==> flow/design.v <==
module cl_builder
#(
    parameter DATA_WIDTH = 32,
    parameter DATA_PER_CL = 16,
    parameter CL_WIDTH = 512,
    parameter EVICTION_POLICY = "ALL_ZEROS"  
)
(
    input logic clk,
    input logic reset,
    input logic evict,
    input logic data_wr,
    input logic [DATA_WIDTH - 1 : 0 ] data_in,
    output logic out_cl_valid,
    output logic [CL_WIDTH - 1 : 0 ] out_cl
);
    logic                       build_data_valid    [DATA_PER_CL];
    logic [DATA_WIDTH - 1 : 0 ] build_cl            [DATA_PER_CL];
    logic [DATA_PER_CL - 1 : 0][DATA_WIDTH - 1 : 0 ] out_cl_elements;
    logic build_cl_full;
    assign build_cl_full = build_data_valid[DATA_PER_CL-1];
    assign out_cl = out_cl_elements;
    always_ff @(posedge clk) begin
        out_cl_valid <= build_cl_full || evict;
        if (data_wr) begin
            build_cl[0]         <= data_in;
            build_data_valid[0] <= 1;
        end
        else if (build_cl_full || evict || reset) begin
            build_data_valid[0] <= 0;
        end
        for (int i = 1; i < DATA_PER_CL; i++) begin
            if (build_cl_full || evict || reset) begin
                build_data_valid[i] <= 0;
            end
            else if (data_wr) begin
                build_data_valid[i] <= build_data_valid[i-1];
            end
            if (data_wr) begin
                build_cl[i] <= build_cl[i-1];
            end
        end
        for (int i = 0; i < DATA_PER_CL; i++) begin
            if (build_data_valid[i]) begin
                out_cl_elements[i] <= build_cl[i];
            end
            else begin
                if (EVICTION_POLICY == "ALL_ZEROS") begin
                    out_cl_elements[i] <= '0;
                end
                else if (EVICTION_POLICY == "ALL_ONES") begin
                    out_cl_elements[i] <= '1;
                end
            end
        end
    end
endmodule
module cl_fifo
#(
    parameter DATA_WIDTH = 512,
    parameter DEPTH = 8,
    parameter COUNT_WIDTH = 3,
    parameter ALM_FULL_DIFF = 4
)
(
    input  logic                      clock,
    input  logic                      sclr,
    input  logic                      wrreq,
    input  logic                      rdreq,
    input  logic [DATA_WIDTH - 1 : 0] data,
    output logic                      empty,
    output logic                      full,
    output logic                      almost_full,
    output logic [DATA_WIDTH - 1 : 0] q
);
    localparam ALM_FULL_VALUE = DEPTH - ALM_FULL_DIFF;
    logic [DATA_WIDTH - 1 : 0] mem [DEPTH];
    logic [COUNT_WIDTH - 1 : 0] wr_ptr;
    logic [COUNT_WIDTH - 1 : 0] rd_ptr;
    logic [COUNT_WIDTH : 0]     count;
    logic do_wr;
    logic do_rd;
    assign empty       = (count == 0);
    assign full        = (count == DEPTH);
    assign almost_full = (count >= ALM_FULL_VALUE);
    assign q           = mem[rd_ptr];
    assign do_wr = wrreq && !full;
    assign do_rd = rdreq && !empty;
    always_ff @(posedge clock) begin
        if (do_wr) begin
            mem[wr_ptr] <= data;
        end
    end
    always_ff @(posedge clock) begin
        if (sclr) begin
            wr_ptr <= '0;
            rd_ptr <= '0;
            count  <= '0;
        end
        else begin
            if (do_wr) begin
                wr_ptr <= (wr_ptr == DEPTH - 1) ? '0 : wr_ptr + 1'b1;
            end
            if (do_rd) begin
                rd_ptr <= (rd_ptr == DEPTH - 1) ? '0 : rd_ptr + 1'b1;
            end
            count <= count + do_wr - do_rd;
        end
    end
endmodule
module buffered_cl_builder
#(
    parameter DATA_WIDTH = 32,
    parameter DATA_PER_CL = 16,
    parameter CL_WIDTH = 512,
    parameter EVICTION_POLICY = "ALL_ZEROS",  
    parameter BUFFER_DEPTH = 8,  
    parameter ALM_FULL_DIFF = 4  
)
(
    input logic clk,
    input logic reset,
    input logic evict,
    input logic data_wr,
    input logic [DATA_WIDTH - 1 : 0 ] data_in,
    input logic cl_rd,
    output logic alm_full,
    output logic out_cl_valid,
    output logic [CL_WIDTH - 1 : 0 ] out_cl
);
    logic clb_out_cl_valid;
    logic [CL_WIDTH - 1 : 0 ] clb_out_cl;
    logic                      fifo_wr_en;
    logic [CL_WIDTH - 1 : 0 ]  fifo_data_in;
    logic                      fifo_empty;
    logic                      fifo_full;
    logic                      fifo_alm_full;
    logic [CL_WIDTH - 1 : 0 ]  fifo_data_out;
    assign out_cl_valid = ~fifo_empty;
    assign out_cl       = fifo_data_out;
    assign alm_full     = fifo_alm_full;
    always_ff @(posedge clk) begin
        fifo_wr_en   <= clb_out_cl_valid;
        fifo_data_in <= clb_out_cl;
    end
    cl_builder #(
        .DATA_WIDTH(DATA_WIDTH),
        .DATA_PER_CL(DATA_PER_CL),
        .CL_WIDTH(CL_WIDTH),
        .EVICTION_POLICY(EVICTION_POLICY)
    ) cl_builder_internal_mod (
        .clk(clk),
        .reset(reset),
        .evict(evict),
        .data_wr(data_wr),
        .data_in(data_in),
        .out_cl_valid(clb_out_cl_valid),
        .out_cl(clb_out_cl)
    );
    cl_fifo #(
        .DATA_WIDTH(CL_WIDTH),
        .DEPTH(BUFFER_DEPTH),
        .COUNT_WIDTH($clog2(BUFFER_DEPTH)),
        .ALM_FULL_DIFF(ALM_FULL_DIFF)
    ) buffer_fifo_mod (
        .clock(clk),
        .sclr(reset),
        .wrreq(fifo_wr_en),
        .rdreq(cl_rd),
        .data(fifo_data_in),
        .empty(fifo_empty),
        .full(fifo_full),
        .almost_full(fifo_alm_full),
        .q(fifo_data_out)
    );
endmodule
; Tool chain data of buffered_cl_builder
; What the tools print for buffered_cl_builder, step after step.
; Lines are those of the file above, counted from 1.
; A cell with - has no value.
[setup]
top_module = buffered_cl_builder
clock_port = clk
library = sky130hd
corner = tt_025C_1v80

; Word level
; Yosys after proc, flatten, opt, wreduce and memory -nomap, before mapping. Print and check cells are not counted. Equal cells are merged and count once.
; Yosys's memory passes give these memory sizes; they may raise the number of words (mostly to a power of two), join words into wider ones and drop unused or constant bits.
[bits]
memories = 1
clocked_rd_ports_x_width = 512
word_cells = 78
output_inout_bits = 514
reg_bits = 1564
mem_bits_rw = 4096
in_bits = 37
[op_classes]
equal = 3
logic = 1
add_sub_neg = 4
n_reduce_logical = 7
mux = 7
cmp = 1
[memory_table]
columns = name, words, word_bits, read_ports, write_ports, line_no
row1 = buffer_fifo_mod.mem, 8, 512, 1, 1, 77  ; logic [DATA_WIDTH - 1 : 0] mem [DEPTH];
[ops]
columns = op, n
row1 = 2-to-1 mux 512 bit, 1
row2 = 2-to-1 mux 3 bit, 5
row3 = adder 3 x 1 -> 3 bit (second input constant), 2
row4 = == test 3 bit (second input constant), 2
row5 = adder 4 x 1 -> 4 bit, 1
row6 = subtractor 4 x 1 -> 4 bit, 1
row7 = greater-or-equal comparator 4 x 3 -> 1 bit (second input constant), 1
row8 = == test 4 bit (second input constant), 1
row9 = logical NOT 4 bit, 1
row10 = logical AND 1 bit, 2
row11 = logical OR 1 bit, 2
row12 = logical NOT 1 bit, 2
row13 = NOT 1 bit, 1
row14 = 2-to-1 mux 1 bit, 1

; Longest topological paths
; Depth = most cells in a row (Yosys ltp): at word level without a register or memory, in the mapped netlist without a sequential cell, where the memories' decode and read muxes count.
[depth]
word_depth = 5
ABC_AREA = 0
mapped_depth = 11
mapped_depth_nobuf = 10

; Synthesis result
; The flow's flattened synthesis, as Yosys stat reports it; memories are mapped. The netlist is that of the ABC_AREA named above (0 if unset); the other value can give another one.
; The area totals of this step are shown rounded.
[mapped]
area_um2 = 194000
seqArea_um2 = 159000
ffs = 5663
mapped_cells = 8153
n_buf = 339
[by_type]
columns = cell, n, area_total_um2
row1 = sky130_fd_sc_hd__edfxtp_1, 4608, 1.38E+05
row2 = sky130_fd_sc_hd__mux4_2, 1024, 2.31E+04
row3 = sky130_fd_sc_hd__dfxtp_1, 1055, 2.11E+04
row4 = sky130_fd_sc_hd__mux2_2, 512, 5765.53
row5 = sky130_fd_sc_hd__and2_1, 513, 3.21E+03
row6 = sky130_fd_sc_hd__clkbuf_1, 192, 720.691
row7 = sky130_fd_sc_hd__buf_2, 105, 525.504
row8 = sky130_fd_sc_hd__buf_6, 41, 461.693
row9 = sky130_fd_sc_hd__mux2i_1, 18, 180.173
row10 = sky130_fd_sc_hd__ha_1, 10, 125.12
row11 = sky130_fd_sc_hd__nor2_1, 19, 71.318
row12 = sky130_fd_sc_hd__nand2b_1, 8, 50.048
row13 = sky130_fd_sc_hd__inv_1, 10, 37.536
row14 = sky130_fd_sc_hd__a21oi_1, 5, 25.024
row15 = sky130_fd_sc_hd__nand3_1, 5, 25.024
row16 = sky130_fd_sc_hd__nor3_1, 5, 25.024
row17 = sky130_fd_sc_hd__o21ai_0, 5, 25.024
row18 = sky130_fd_sc_hd__fa_1, 1, 20.019
; Other cell types: 12; their cells: 17.
; By module: a second synthesis without flattening, with its own total; a netlist apart from the flattened one above.
[unflattened]
hier_cells = 8149
area_unflattened_um2 = 194000
; Rows give one instance, submodules left out.
[modules]
columns = module, n_inst, mod_area_um2, mod_seq_area_um2, cells
row1 = cl_fifo, 1, 154000, 123000, 5997
row2 = cl_builder, 1, 29600, 26000, 1638
row3 = buffered_cl_builder, 1, 10300, 10300, 514

; Worst setup path after synthesis
; OpenSTA on the mapped netlist: ideal clock, no wires. The path of least setup slack (recovery checks aside). Input and output delay are each 20% of the period. Register names are those of the netlist, which keeps one name where synthesis merged equal registers.
[synth_path]
path_type = register -> register
startpoint = reg buffer_fifo_mod.wr_ptr[2]
endpoint = mem buffer_fifo_mod.mem[0][0]
delay_ns = 51.513
setup_time_ns = 2.639
required_ns = 3.361
t_arrival_ns = 48.874
slack_ns = -45.513
clock_period_ns = 6.0
path_stages = 2
path_buffers = 0
t_first_pin_ns = 0.000
period_less_setup_slack_ns = 51.513
; "delay_ns" is the arrival time less input delay plus setup time.
; "path_stages": output pins that drive a net of the path, with the launching flip-flop's if there is one; two outputs of one cell count as two.
; "period_less_setup_slack_ns" is the clock period less the worst setup slack; recovery checks do not enter. This is arithmetic on one report: input and output delays are still those of the set period (20% each).
; The rows between start and end are the longest chain of elaborated cells between them; the timing report does not say that the signal goes this way. Where chains are equally long, one stands for them.
; A line is the first line of the expression or statement that the cell stems from. Yosys adds cells for indexed reads and writes and turns some case tables into memories.
[synth_between]
cell_sequence = sky130_fd_sc_hd__dfxtp_1 -> sky130_fd_sc_hd__nor4_1
elab_chain_len = 1
cells_between = 1
cone_lines = 1
classes_between = mux: 1
[synth_lines]
columns = element, line_no
row1 = start: declaration, 78  ; logic [COUNT_WIDTH - 1 : 0] wr_ptr;
row2 = start: assignment, 96  ; wr_ptr <= '0;
row3 = start: assignment, 102  ; wr_ptr <= (wr_ptr == DEPTH - 1) ? '0 : wr_ptr + 1'b1;
row4 = 2-to-1 mux 3 bit, 90  ; if (do_wr) begin
row5 = end: declaration, 77  ; logic [DATA_WIDTH - 1 : 0] mem [DEPTH];

; Path in the finished layout
; Path of least setup slack in the final report of flow run 1 (OpenROAD, finished layout, wires in). Where an end is a register, its clock arrival counts in the times.
[layout_path]
path_type = register -> output
startpoint = reg (name not given)
endpoint = out out_cl[323]
t_first_pin_ns = 0.98
clock_period_ns = 6.0
path_stages = 6
t_arrival_ns = 3.98
slack_ns = 0.82
output_delay_ns = 1.20
required_ns = 4.80
path_buffers = 3
[layout_between]
cell_sequence = sky130_fd_sc_hd__dfxtp_4 -> sky130_fd_sc_hd__buf_12 -> sky130_fd_sc_hd__buf_4 -> sky130_fd_sc_hd__mux4_2 -> sky130_fd_sc_hd__mux2_2 -> sky130_fd_sc_hd__clkdlybuf4s50_1
[layout_lines]
columns = element, line_no
row1 = end: declaration, 129  ; output logic [CL_WIDTH - 1 : 0 ] out_cl
; No chain of elaborated cells between the ends is given.

; Module buffered_cl_builder, platform sky130hd: 2 stored runs of the flow (Yosys, OpenROAD) with differing settings, in no particular order. Input and output delays are each 20% of the period that was set; the output load is 0.01 pF.
; "worst_path_allowed_less_slack_ns" means the part of the period allowed to the worst setup path (the constraints hold back 20% at inputs and 20% at outputs) less its slack; where the path has registers, the arrival times of their clocks count too.
; "fin_power_mw" rests on the timing tool's default activity at the inputs, not on a simulated workload.
; Results are given in rounded form.

[flow run 1: settings]
CAP_MARGIN = 20
CELL_PAD_IN_SITES_GLOBAL_PLACEMENT = 2
CORE_MARGIN = 6
CORE_UTILIZATION = 51
CTS_CLUSTER_SIZE = 21
GPL_ROUTABILITY_DRIVEN = 0
HOLD_SLACK_MARGIN = 0.01
SYNTH_MEMORY_MAX_BITS = 8192
period_ns = 6.0
SLEW_MARGIN = 20
[flow run 1: results]
post_synth_area_um2 = 194000
die_um2 = 395000
final_cell_area_um2 = 226000
util_pct = 59.9
worstSetupSlack_ns = 0.819
fin_power_mw = 93.9
worst_path_allowed_less_slack_ns = 3.98
path_kind = register -> output

[flow run 2: settings]
ABC_AREA = 0
CELL_PAD_IN_SITES_DETAIL_PLACEMENT = 2
CORE_UTILIZATION = 32
CTS_CLUSTER_SIZE = 33
GPL_TIMING_DRIVEN = 0
MIN_ROUTING_LAYER = met2
PLACE_DENSITY = 0.67
SYNTH_MEMORY_MAX_BITS = 8192
TNS_END_PERCENT = 50
period_ns = 3.8
CAP_MARGIN = 20
CORE_MARGIN = 2
SLEW_MARGIN = 20
[flow run 2: results]
post_synth_area_um2 = 194000
die_um2 = 612000
final_cell_area_um2 = 243000
util_pct = 40.2
worstSetupSlack_ns = -0.705
fin_power_mw = 165
worst_path_allowed_less_slack_ns = 3.75
path_kind = register -> output
